==> flow/design.v <==
`timescale 1ns / 1ns
module alu_top(clk, a, b, s, result, zero);
input clk;
input [15:0] a, b;
input [3:0] s;
output reg [15:0] result;
output reg zero;
reg [15:0] a_q, b_q;
reg [3:0] s_q;
wire [15:0] alu_result;
wire alu_zero;
always @(posedge clk) begin
    a_q <= a;
    b_q <= b;
    s_q <= s;
    result <= alu_result;
    zero <= alu_zero;
end
alu u_alu(.a(a_q), .b(b_q), .s(s_q), .result(alu_result), .zero_detection(alu_zero));
endmodule

`timescale 1ns / 1ns
module three_to_one_mux(d0,d1,d2,s,y);
input [15:0] d0, d1, d2;
input [1:0] s;
output [15:0] y;
reg [15:0] y;
always@(d0 or d1 or d2 or s)
begin
case(s)
      2'b00  : y = d0;
      2'b01  : y = d1;
      2'b10  : y = d2;
      default : y = d0; 
endcase
end
endmodule
module rotate_right(n, value, result);
	input [15:0] n, value;
	output reg [15:0] result;
	reg [15:0] temp, temp2;
	always@(*)
	begin
		temp = 16'd0;
		temp2 = 16'd0;
		case(n[3:0])
			0:
				begin
				result = value;
				end
			1:
				begin
				temp = { {15 - 1 + 1{1'b0}}, value[1 - 1: 0] };
				temp2 = value >> 1;
				result = {temp[1 - 1: 0] , temp2[15 - 1: 0]};
				end
			2:
				begin
				temp = { {15 - 2 + 1{1'b0}}, value[2 - 1: 0] };
				temp2 = value >> 2;
				result = {temp[2 - 1: 0] , temp2[15 - 2: 0]};
				end
			3:
				begin
				temp = { {15 - 3 + 1{1'b0}}, value[3 - 1: 0] };
				temp2 = value >> 3;
				result = {temp[3 - 1: 0] , temp2[15 - 3: 0]};
				end
			4:
				begin
				temp = { {15 - 4 + 1{1'b0}}, value[4 - 1: 0] };
				temp2 = value >> 4;
				result = {temp[4 - 1: 0] , temp2[15 - 4: 0]};
				end
			5:
				begin
				temp = { {15 - 5 + 1{1'b0}}, value[5 - 1: 0] };
				temp2 = value >> 5;
				result = {temp[5 - 1: 0] , temp2[15 - 5: 0]};
				end
			6:
				begin
				temp = { {15 - 6 + 1{1'b0}}, value[6 - 1: 0] };
				temp2 = value >> 6;
				result = {temp[6 - 1: 0] , temp2[15 - 6: 0]};
				end
			7:
				begin
				temp = { {15 - 7 + 1{1'b0}}, value[7 - 1: 0] };
				temp2 = value >> 7;
				result = {temp[7 - 1: 0] , temp2[15 - 7: 0]};
				end
			8:
				begin
				temp = { {15 - 8 + 1{1'b0}}, value[8 - 1: 0] };
				temp2 = value >> 8;
				result = {temp[8 - 1: 0] , temp2[15 - 8: 0]};
				end
			9:
				begin
				temp = { {15 - 9 + 1{1'b0}}, value[9 - 1: 0] };
				temp2 = value >> 9;
				result = {temp[9 - 1: 0] , temp2[15 - 9: 0]};
				end
			10:
				begin
				temp = { {15 - 10 + 1{1'b0}}, value[10 - 1: 0] };
				temp2 = value >> 10;
				result = {temp[10 - 1: 0] , temp2[15 - 10: 0]};
				end
			11:
				begin
				temp = { {15 - 11 + 1{1'b0}}, value[11 - 1: 0] };
				temp2 = value >> 11;
				result = {temp[11 - 1: 0] , temp2[15 - 11: 0]};
				end
			12:
				begin
				temp = { {15 - 12 + 1{1'b0}}, value[12 - 1: 0] };
				temp2 = value >> 12;
				result = {temp[12 - 1: 0] , temp2[15 - 12: 0]};
				end
			13:
				begin
				temp = { {15 - 13 + 1{1'b0}}, value[13 - 1: 0] };
				temp2 = value >> 13;
				result = {temp[13 - 1: 0] , temp2[15 - 13: 0]};
				end
			14:
				begin
				temp = { {15 - 14 + 1{1'b0}}, value[14 - 1: 0] };
				temp2 = value >> 14;
				result = {temp[14 - 1: 0] , temp2[15 - 14: 0]};
				end
			15:
				begin
				temp = { {15 - 15 + 1{1'b0}}, value[15 - 1: 0] };
				temp2 = value >> 15;
				result = {temp[15 - 1: 0] , temp2[15 - 15: 0]};
				end
		endcase
	end
endmodule
module rotate_left(n, value, result);
	input [15:0] n, value;
	output reg [15:0] result;
	reg [15:0] temp, temp2;
	always@(*)
	begin
		temp = 16'd0;
		temp2 = 16'd0;
		case(n[3:0])
			0:
				begin
				result = value;
				end
			1:
				begin
				temp = { {15 - 1 + 1{1'b0}}, value[15:15 - 1 + 1] };
				temp2 = value << 1;
				result = {temp2[15:1] , temp[1 - 1:0]};
				end
			2:
				begin
				temp = { {15 - 2 + 1{1'b0}}, value[15:15 - 2 + 1] };
				temp2 = value << 2;
				result = {temp2[15:2] , temp[2 - 1:0]};
				end
			3:
				begin
				temp = { {15 - 3 + 1{1'b0}}, value[15:15 - 3 + 1] };
				temp2 = value << 3;
				result = {temp2[15:3] , temp[3 - 1:0]};
				end
			4:
				begin
				temp = { {15 - 4 + 1{1'b0}}, value[15:15 - 4 + 1] };
				temp2 = value << 4;
				result = {temp2[15:4] , temp[4 - 1:0]};
				end
			5:
				begin
				temp = { {15 - 5 + 1{1'b0}}, value[15:15 - 5 + 1] };
				temp2 = value << 5;
				result = {temp2[15:5] , temp[5 - 1:0]};
				end
			6:
				begin
				temp = { {15 - 6 + 1{1'b0}}, value[15:15 - 6 + 1] };
				temp2 = value << 6;
				result = {temp2[15:6] , temp[6 - 1:0]};
				end
			7:
				begin
				temp = { {15 - 7 + 1{1'b0}}, value[15:15 - 7 + 1] };
				temp2 = value << 7;
				result = {temp2[15:7] , temp[7 - 1:0]};
				end
			8:
				begin
				temp = { {15 - 8 + 1{1'b0}}, value[15:15 - 8 + 1] };
				temp2 = value << 8;
				result = {temp2[15:8] , temp[8 - 1:0]};
				end
			9:
				begin
				temp = { {15 - 9 + 1{1'b0}}, value[15:15 - 9 + 1] };
				temp2 = value << 9;
				result = {temp2[15:9] , temp[9 - 1:0]};
				end
			10:
				begin
				temp = { {15 - 10 + 1{1'b0}}, value[15:15 - 10 + 1] };
				temp2 = value << 10;
				result = {temp2[15:10] , temp[10 - 1:0]};
				end
			11:
				begin
				temp = { {15 - 11 + 1{1'b0}}, value[15:15 - 11 + 1] };
				temp2 = value << 11;
				result = {temp2[15:11] , temp[11 - 1:0]};
				end
			12:
				begin
				temp = { {15 - 12 + 1{1'b0}}, value[15:15 - 12 + 1] };
				temp2 = value << 12;
				result = {temp2[15:12] , temp[12 - 1:0]};
				end
			13:
				begin
				temp = { {15 - 13 + 1{1'b0}}, value[15:15 - 13 + 1] };
				temp2 = value << 13;
				result = {temp2[15:13] , temp[13 - 1:0]};
				end
			14:
				begin
				temp = { {15 - 14 + 1{1'b0}}, value[15:15 - 14 + 1] };
				temp2 = value << 14;
				result = {temp2[15:14] , temp[14 - 1:0]};
				end
			15:
				begin
				temp = { {15 - 15 + 1{1'b0}}, value[15:15 - 15 + 1] };
				temp2 = value << 15;
				result = {temp2[15:15] , temp[15 - 1:0]};
				end
		endcase
	end
endmodule
`timescale 1ns / 1ns
module alu(a,b,s,result,zero_detection);
input [15:0] a, b;
input [3:0] s;
output [15:0] result;
output reg zero_detection;
wire [15:0] rol_result, ror_result;
reg [15:0] other_result;
reg [1:0] mux_select;
wire [15:0] temp_result;
rotate_left rl1(.n(a), .value(b), .result(rol_result));
rotate_right rr1(.n(a), .value(b), .result(ror_result));
three_to_one_mux mux_1(.d0(rol_result),.d1(ror_result),.d2(other_result),.s(mux_select),.y(temp_result));
always@(*)
begin
 other_result = 16'd0;
 mux_select = 2'h2;
 case(s)
      4'b1111: begin other_result = a + b; mux_select = 3'h2;end   
      4'b1110: begin other_result = a - b; mux_select = 3'h2;end  
      4'b1101: begin other_result = a & b; mux_select = 3'h2;end 
      4'b1100: begin other_result = a | b; mux_select = 3'h2;end 
      4'b0001: begin other_result = a * b; mux_select = 3'h2;end
      4'b1100: begin other_result = a / b; mux_select = 3'h2;end
      4'b1010: begin other_result = a<<b; mux_select = 3'h2;end
      4'b1011: begin other_result = a>>b; mux_select = 3'h2;end
      4'b1000:    begin 
                  if (a < b) 
                        begin 
                              other_result = 16'd1; 
                              mux_select = 3'h2; 
                        end
                  else
                        begin
                              other_result = 0;
                              mux_select = 3'h2; 
                        end
                  end 
      4'b1001:    begin 
                  if(a > b) 
                        begin
                              other_result = 16'd1; 
                              mux_select = 3'h2;
                        end
                  else
                        begin
                              other_result = 0;
                              mux_select = 3'h2; 
                        end
                  end
      4'b1001: begin mux_select = 3'h0;end
      4'b1010: begin mux_select = 3'h1; end
      default: ;
endcase      
end 
always@(*)
begin
if(result == 0)
      zero_detection = 1;
else
      zero_detection = 0;
end 
assign result = temp_result;
endmodule
-- Reports on alu_top
Module alu_top before and after one edit of its RTL, step after step.
Lines under "original" count in the file above, lines under "edited" in the edited file.
"difference": "edited" minus "original" as printed here. "relative change": 100 x difference / "original".
Operators carry their Yosys type and port widths (W data, S select, Z words).
Cell names lack the library's common part.
The mark - stands for no value.
- top module: alu_top
- clock port: clk
- cell library: sky130hd
- corner: tt_025C_1v80

-- Edit of the RTL
The edit as a unified diff against the file above.
A script made this edit. It changes what the design does and was not meant as an optimisation.
begin of diff
@@ -19,5 +19,4 @@
 alu u_alu(.a(a_q), .b(b_q), .s(s_q), .result(alu_result), .zero_detection(alu_zero));
 endmodule
-
 `timescale 1ns / 1ns
 module three_to_one_mux(d0,d1,d2,s,y);
@@ -272,5 +271,5 @@
       4'b0001: begin other_result = a * b; mux_select = 3'h2;end
       4'b1100: begin other_result = a / b; mux_select = 3'h2;end
-      4'b1010: begin other_result = a<<b; mux_select = 3'h2;end
+      4'b1010: begin other_result = a<<3; mux_select = 3'h2;end
       4'b1011: begin other_result = a>>b; mux_select = 3'h2;end
       4'b1000:    begin 
end of diff

-- Word level
Yosys after proc, flatten, opt, wreduce and memory -nomap, before mapping. Enables and synchronous resets that opt folds into registers are not counted as muxes. Memory bits, and registers merged into a memory's read port (data or address), are not among the register bits. Print and check cells are not counted. Equal cells are merged and count once.
- cells by class (what ; original ; edited ; difference ; relative change (%)):
    bitwise operators ; 2 ; 2 ; 0 ; 0.00
    magnitude comparators ; 2 ; 2 ; 0 ; 0.00
    add/subtract/negate cells ; 2 ; 2 ; 0 ; 0.00
    reductions and logical operators ; 1 ; 1 ; 0 ; 0.00
    shift operators ; 2 ; 1 ; -1 ; -50.00
    multiplexer cells ; 4 ; 4 ; 0 ; 0.00
    $mul ; 1 ; 1 ; 0 ; 0.00
    equal/unequal tests ; 9 ; 9 ; 0 ; 0.00
- operators with widths (operator ; original ; edited ; difference ; relative change (%)):
    $shl A16 B16 Y16 ; 1 ; 0 ; -1 ; -100.00
    $eq A4 B4 Y1 const B ; 8 ; 8 ; 0 ; 0.00
    $mux W1 ; 3 ; 3 ; 0 ; 0.00
    $add A16 B16 Y16 ; 1 ; 1 ; 0 ; 0.00
    $and A16 B16 Y16 ; 1 ; 1 ; 0 ; 0.00
    $eq A4 B1 Y1 const B ; 1 ; 1 ; 0 ; 0.00
    $gt A16 B16 Y1 ; 1 ; 1 ; 0 ; 0.00
    $logic_not A16 Y1 ; 1 ; 1 ; 0 ; 0.00
    $lt A16 B16 Y1 ; 1 ; 1 ; 0 ; 0.00
    $mul A16 B16 Y16 ; 1 ; 1 ; 0 ; 0.00
    $or A16 B16 Y16 ; 1 ; 1 ; 0 ; 0.00
    $pmux W16 S9 ; 1 ; 1 ; 0 ; 0.00
    $shr A16 B16 Y16 ; 1 ; 1 ; 0 ; 0.00
    $sub A16 B16 Y16 ; 1 ; 1 ; 0 ; 0.00
- word-level totals (what ; original ; edited ; difference ; relative change (%)):
    input port bits ; 37 ; 37 ; 0 ; 0.00
    output and inout port bits ; 17 ; 17 ; 0 ; 0.00
    register bits ; 53 ; 53 ; 0 ; 0.00

-- Longest topological paths
Longest topological path by Yosys (ltp), each cell counted once; first at word level (registers and memories cut), then after technology mapping (sequential cells cut; the memories' decode and read muxes count).
- depth (what ; original ; edited ; difference ; relative change (%)):
    depth in word-level cells ; 5 ; 5 ; 0 ; 0.00
    ABC_AREA ; 0 ; 0 ; - ; -
    gate-level depth with buffers ; 26 ; 25 ; -1 ; -3.85
    mapped depth without buffers ; 23 ; 23 ; 0 ; 0.00

-- Mapped cells and area
Yosys stat after the flow's synthesis: flattened, memories mapped to cells. It holds for the ABC_AREA given above (unset counts as 0); a run with the other value may have another netlist.
- synthesis totals (what ; original ; edited ; difference ; relative change (%)):
    buffer cells ; 63 ; 48 ; -15 ; -23.81
    mapped cells ; 1092 ; 1023 ; -69 ; -6.32
    chip area (Yosys) (mm²) ; 0.0088122 ; 0.0082642 ; -0.0005480 ; -6.22
    flip-flop cells ; 53 ; 53 ; 0 ; 0.00
- cell types (type ; original ; edited ; difference ; relative change (%)):
    clkbuf_1 ; 47 ; 27 ; -20 ; -42.55
    a21oi_1 ; 59 ; 43 ; -16 ; -27.12
    nand2_1 ; 111 ; 98 ; -13 ; -11.71
    buf_2 ; 3 ; 13 ; +10 ; +333.33
    xor2_1 ; 15 ; 7 ; -8 ; -53.33
    or4_1 ; 12 ; 4 ; -8 ; -66.67
    nand2b_1 ; 5 ; 13 ; +8 ; +160.00
    a31oi_1 ; 11 ; 4 ; -7 ; -63.64
    inv_1 ; 155 ; 161 ; +6 ; +3.87
    o21a_1 ; 7 ; 1 ; -6 ; -85.71
    a22oi_1 ; 4 ; 10 ; +6 ; +150.00
    nor2_1 ; 119 ; 114 ; -5 ; -4.20
    mux4_2 ; 13 ; 8 ; -5 ; -38.46
    nor3_1 ; 19 ; 23 ; +4 ; +21.05
    o221ai_1 ; 9 ; 5 ; -4 ; -44.44
    nor2b_1 ; 8 ; 4 ; -4 ; -50.00
    mux2_2 ; 6 ; 2 ; -4 ; -66.67
    o21ai_1 ; 2 ; 6 ; +4 ; +200.00
The list need not be complete.
By module: a second synthesis without flattening, with its own total; a netlist apart from the flattened one above.
- second synthesis, totals (what ; original ; edited ; difference ; relative change (%)):
    cell total of the unflattened synthesis ; 1892 ; 1769 ; -123 ; -6.50
    area (unflattened synthesis) (mm²) ; 0.0136193 ; 0.0129812 ; -0.0006381 ; -4.69
Each row is one instance without its submodules.
- modules, original (module ; sequential area (mm²) ; times used ; area (mm²) ; cells):
    alu ; 0 ; 1 ; 0.0073546 ; 1003
    rotate_left ; 0 ; 1 ; 0.0024811 ; 393
    rotate_right ; 0 ; 1 ; 0.0023035 ; 384
    alu_top ; 0.001061 ; 1 ; 0.001061 ; 53
    three_to_one_mux ; 0 ; 1 ; 0.0004192 ; 59
- modules, edited (module ; sequential area (mm²) ; times used ; area (mm²) ; cells):
    alu ; 0 ; 1 ; 0.0067164 ; 880
    rotate_left ; 0 ; 1 ; 0.0024811 ; 393
    rotate_right ; 0 ; 1 ; 0.0023035 ; 384
    alu_top ; 0.001061 ; 1 ; 0.001061 ; 53
    three_to_one_mux ; 0 ; 1 ; 0.0004192 ; 59

-- Timing after synthesis
Source: OpenSTA report_checks on the synthesized netlist (no wires, ideal clock, input and output delay 20% of the period each), path of least setup slack; recovery checks are left aside. Register names are those of the netlist, which keeps one name where synthesis merged equal registers.
- timing path post-synthesis (what ; original ; edited ; difference ; relative change (%)):
    path type ; register -> register ; register -> register ; - ; -
    start ; reg b_q[1] ; reg b_q[1] ; - ; -
    end ; reg zero ; reg zero ; - ; -
    path slack (ps) ; 1095 ; 1736 ; +641 ; -
    path buffers ; 4 ; 3 ; -1 ; -25.00
    delay of the path (ps) ; 6906 ; 6264 ; -642 ; -9.30
    setup time (ps) ; 65 ; 88 ; +23 ; -
    driving pins on the path ; 26 ; 24 ; -2 ; -7.69
    arrival time (ps) ; 6841 ; 6176 ; -665 ; -9.72
    period (ps) ; 8000 ; 8000 ; 0 ; 0.00
    synthesis period reached (ps) ; 6905 ; 6264 ; -641 ; -9.28
"delay of the path" = arrival - input delay + setup time.
"driving pins on the path": output pins that drive a net of the path, with the launching flip-flop's if there is one; two outputs of one cell count as two.
"synthesis period reached" is the clock period less the worst setup slack; recovery checks do not enter. This is arithmetic on one report: input and output delays are still those of the set period (20% each).
Between the ends stands the longest chain of elaborated cells between them, by number of cells; it is not shown to be the way that was timed. Of several equally long chains one is given.
A line is the first line of the expression or statement that the cell stems from. Yosys adds cells for indexed reads and writes and turns some case tables into memories.
On the way, post-synthesis, original:
- cell sequence: dfxtp_1 buf_2 buf_1 buf_1 clkbuf_1 nand2_1 fa_1 fa_1 inv_1 ha_1 fa_1 ha_1 inv_1 fa_1 inv_1 ha_1 and2_1 o21ai_0 nand2_1 o41ai_1 xor2_1 o211ai_1 or4_1 or4_1 or4_1 nor2_1
- length of the longest elaborated chain: 5
- noted elaborated cells between the ends (all ways): 14
- RTL lines with such cells: 11
- classes of those cells: add/sub: 2; mul: 1; compare: 2; shift: 2; mux: 4; logic: 2; reduce/logical: 1
- RTL lines, path post-synthesis, original (what ; line ; text):
    start: declaration ; 8 ; reg [15:0] a_q, b_q;
    start: assignment ; 14 ; b_q <= b;
    $gt A16 B16 Y1 ; 289 ; if(a > b)
    $mux W1 ; 289 ;
    $pmux W16 S9 ; 267 ; case(s)
    $logic_not A16 Y1 ; 307 ; if(result == 0)
    $mux W1 ; 307 ;
    end: assignment ; 17 ; zero <= alu_zero;
    end: declaration ; 7 ; output reg zero;
On the way, post-synthesis, edited:
- cell sequence: dfxtp_1 buf_6 buf_2 buf_1 nand2_1 fa_1 fa_1 fa_1 fa_1 inv_1 fa_1 inv_1 fa_1 inv_1 ha_1 o311ai_0 a21oi_1 a311o_1 or3_1 nand3_1 o2111ai_1 nor4_2 nand4b_1 nor4_2
- noted elaborated cells between the ends (all ways): 13
- RTL lines with such cells: 10
- classes of those cells: add/sub: 2; mul: 1; compare: 2; shift: 1; mux: 4; logic: 2; reduce/logical: 1
- RTL lines, path post-synthesis, edited (what ; line ; text):
    start: declaration ; 8 ; reg [15:0] a_q, b_q;
    start: assignment ; 14 ; b_q <= b;
    end: assignment ; 17 ; zero <= alu_zero;
    end: declaration ; 7 ; output reg zero;
edited: Chain of elaborated cells between the ends: none given.
Some nets on the timed path still bear RTL names; the line given drives or declares the net.
- nets with RTL names, path post-synthesis, edited (signal ; line ; text):
    alu_result[12] ; 10 ; wire [15:0] alu_result;

-- Timing after layout
Path of least setup slack in the final report of the runs of pair A (OpenROAD, finished layout, wires in). Where an end is a register, its clock arrival counts in the times.
The path's times are printed in steps of 10 ps; the period is the one set.
- timing path post-layout (what ; original ; edited ; difference ; relative change (%)):
    path type ; register -> register ; register -> register ; - ; -
    start ; reg a_q[6] ; reg b_q[5] ; - ; -
    end ; reg zero ; reg zero ; - ; -
    driving pins on the path ; 21 ; 23 ; +2 ; +9.52
    setup time (ps) ; 60 ; 80 ; +20 ; -
    period (ps) ; 7290 ; 7290 ; 0 ; 0.00
    arrival time (ps) ; 6840 ; 7270 ; +430 ; +6.29
    path buffers ; 0 ; 0 ; 0 ; -
    path slack (ps) ; 700 ; 250 ; -450 ; -
Between the ends stands the longest chain of elaborated cells between them, by number of cells; it is not shown to be the way that was timed. Of several equally long chains one is given.
On the way, post-layout, original:
- cell sequence: dfxtp_1 inv_1 nor2_1 fa_1 fa_1 ha_1 fa_1 inv_1 fa_1 fa_1 inv_1 ha_1 o2111ai_1 nand2_1 o41ai_1 xor2_1 o211ai_1 or4_1 or4_1 or4_1 nor2_1
- length of the longest elaborated chain: 5
- noted elaborated cells between the ends (all ways): 14
- RTL lines with such cells: 11
- classes of those cells: add/sub: 2; mul: 1; compare: 2; shift: 2; mux: 4; logic: 2; reduce/logical: 1
- RTL lines, path post-layout, original (what ; line ; text):
    start: declaration ; 8 ; reg [15:0] a_q, b_q;
    start: assignment ; 13 ; a_q <= a;
    $gt A16 B16 Y1 ; 289 ; if(a > b)
    $mux W1 ; 289 ;
    $pmux W16 S9 ; 267 ; case(s)
    $logic_not A16 Y1 ; 307 ; if(result == 0)
    $mux W1 ; 307 ;
    end: assignment ; 17 ; zero <= alu_zero;
    end: declaration ; 7 ; output reg zero;
On the way, post-layout, edited:
- cell sequence: dfxtp_1 clkinv_1 nor2_1 fa_1 inv_1 fa_1 fa_1 fa_1 inv_1 fa_1 inv_1 fa_1 inv_1 ha_1 o311ai_0 a21oi_1 a311o_1 o21ai_0 xor2_1 nor2_1 a2111oi_1 nand4b_1 nor4_2
- length of the longest elaborated chain: 5
- noted elaborated cells between the ends (all ways): 13
- RTL lines with such cells: 10
- classes of those cells: add/sub: 2; mul: 1; compare: 2; shift: 1; mux: 4; logic: 2; reduce/logical: 1
- RTL lines, path post-layout, edited (what ; line ; text):
    start: declaration ; 8 ; reg [15:0] a_q, b_q;
    start: assignment ; 14 ; b_q <= b;
    $gt A16 B16 Y1 ; 288 ; if(a > b)
    $mux W1 ; 288 ;
    $pmux W16 S9 ; 266 ; case(s)
    $logic_not A16 Y1 ; 306 ; if(result == 0)
    $mux W1 ; 306 ;
    end: assignment ; 17 ; zero <= alu_zero;
    end: declaration ; 7 ; output reg zero;

-- Measured runs
Runs of the flow (Yosys, OpenROAD) on both versions; the two runs of a pair have the same settings. The constraints put input and output delay at 20% of the set period each and load the outputs with 0.01 pF.
Flow settings, pair A:
- noted period_ns: 7.29
- noted CAP_MARGIN: 20
- noted CORE_MARGIN: 2
- CORE_UTILIZATION at 40
- noted SLEW_MARGIN: 20
- final reports, pair A (what ; original ; edited ; difference ; relative change (%)):
    power consumption (W) ; 0.002609 ; 0.002584 ; -0.000025 ; -0.96
    clock period achieved (ps) ; 6589 ; 7035 ; +446 ; +6.77
    utilization after routing ; 0.449 ; 0.458 ; +0.009 ; -
    summed negative setup slack (ps) ; 0 ; 0 ; 0 ; -
    lowest setup slack (ps) ; 701 ; 255 ; -446 ; -
    worst hold slack in the final report (ps) ; 811 ; 788 ; -23 ; -
    die size (mm²) ; 0.0232334 ; 0.0218256 ; -0.0014078 ; -6.06
    mapped cell area after synthesis (mm²) ; 0.0088122 ; 0.0082642 ; -0.0005480 ; -6.22
    standard-cell area of the final layout (mm²) ; 0.0097769 ; 0.0092639 ; -0.0005130 ; -5.25
Flow settings, pair B:
- CORE_ASPECT_RATIO at 1.35
- CORE_UTILIZATION at 33
- CTS_CLUSTER_DIAMETER at 300
- MAX_ROUTING_LAYER: met5
- MIN_ROUTING_LAYER: met1
- PLACE_DENSITY_LB_ADDON at 0.16
- noted SLEW_MARGIN: 15
- TNS_END_PERCENT: 95
- noted period_ns: 5.9
- noted CAP_MARGIN: 20
- noted CORE_MARGIN: 2
- final reports, pair B (what ; original ; edited ; difference ; relative change (%)):
    power consumption (W) ; 0.004106 ; 0.003603 ; -0.000503 ; -12.25
    clock period achieved (ps) ; 6021 ; 5855 ; -166 ; -2.76
    utilization after routing ; 0.411 ; 0.407 ; -0.004 ; -
    summed negative setup slack (ps) ; -121 ; 0 ; +121 ; -
    lowest setup slack (ps) ; -121 ; 45 ; +166 ; -
    worst hold slack in the final report (ps) ; 796 ; 890 ; +94 ; -
    die size (mm²) ; 0.0280423 ; 0.0263394 ; -0.0017029 ; -6.07
    mapped cell area after synthesis (mm²) ; 0.0088122 ; 0.0082642 ; -0.0005480 ; -6.22
    standard-cell area of the final layout (mm²) ; 0.0108091 ; 0.0100709 ; -0.0007382 ; -6.83
"clock period achieved" means the clock period less the worst setup slack. The figure is calculated, with input and output delays left at 20% of the set period.
"power consumption" is the tool's figure for a default switching activity; nothing was simulated.
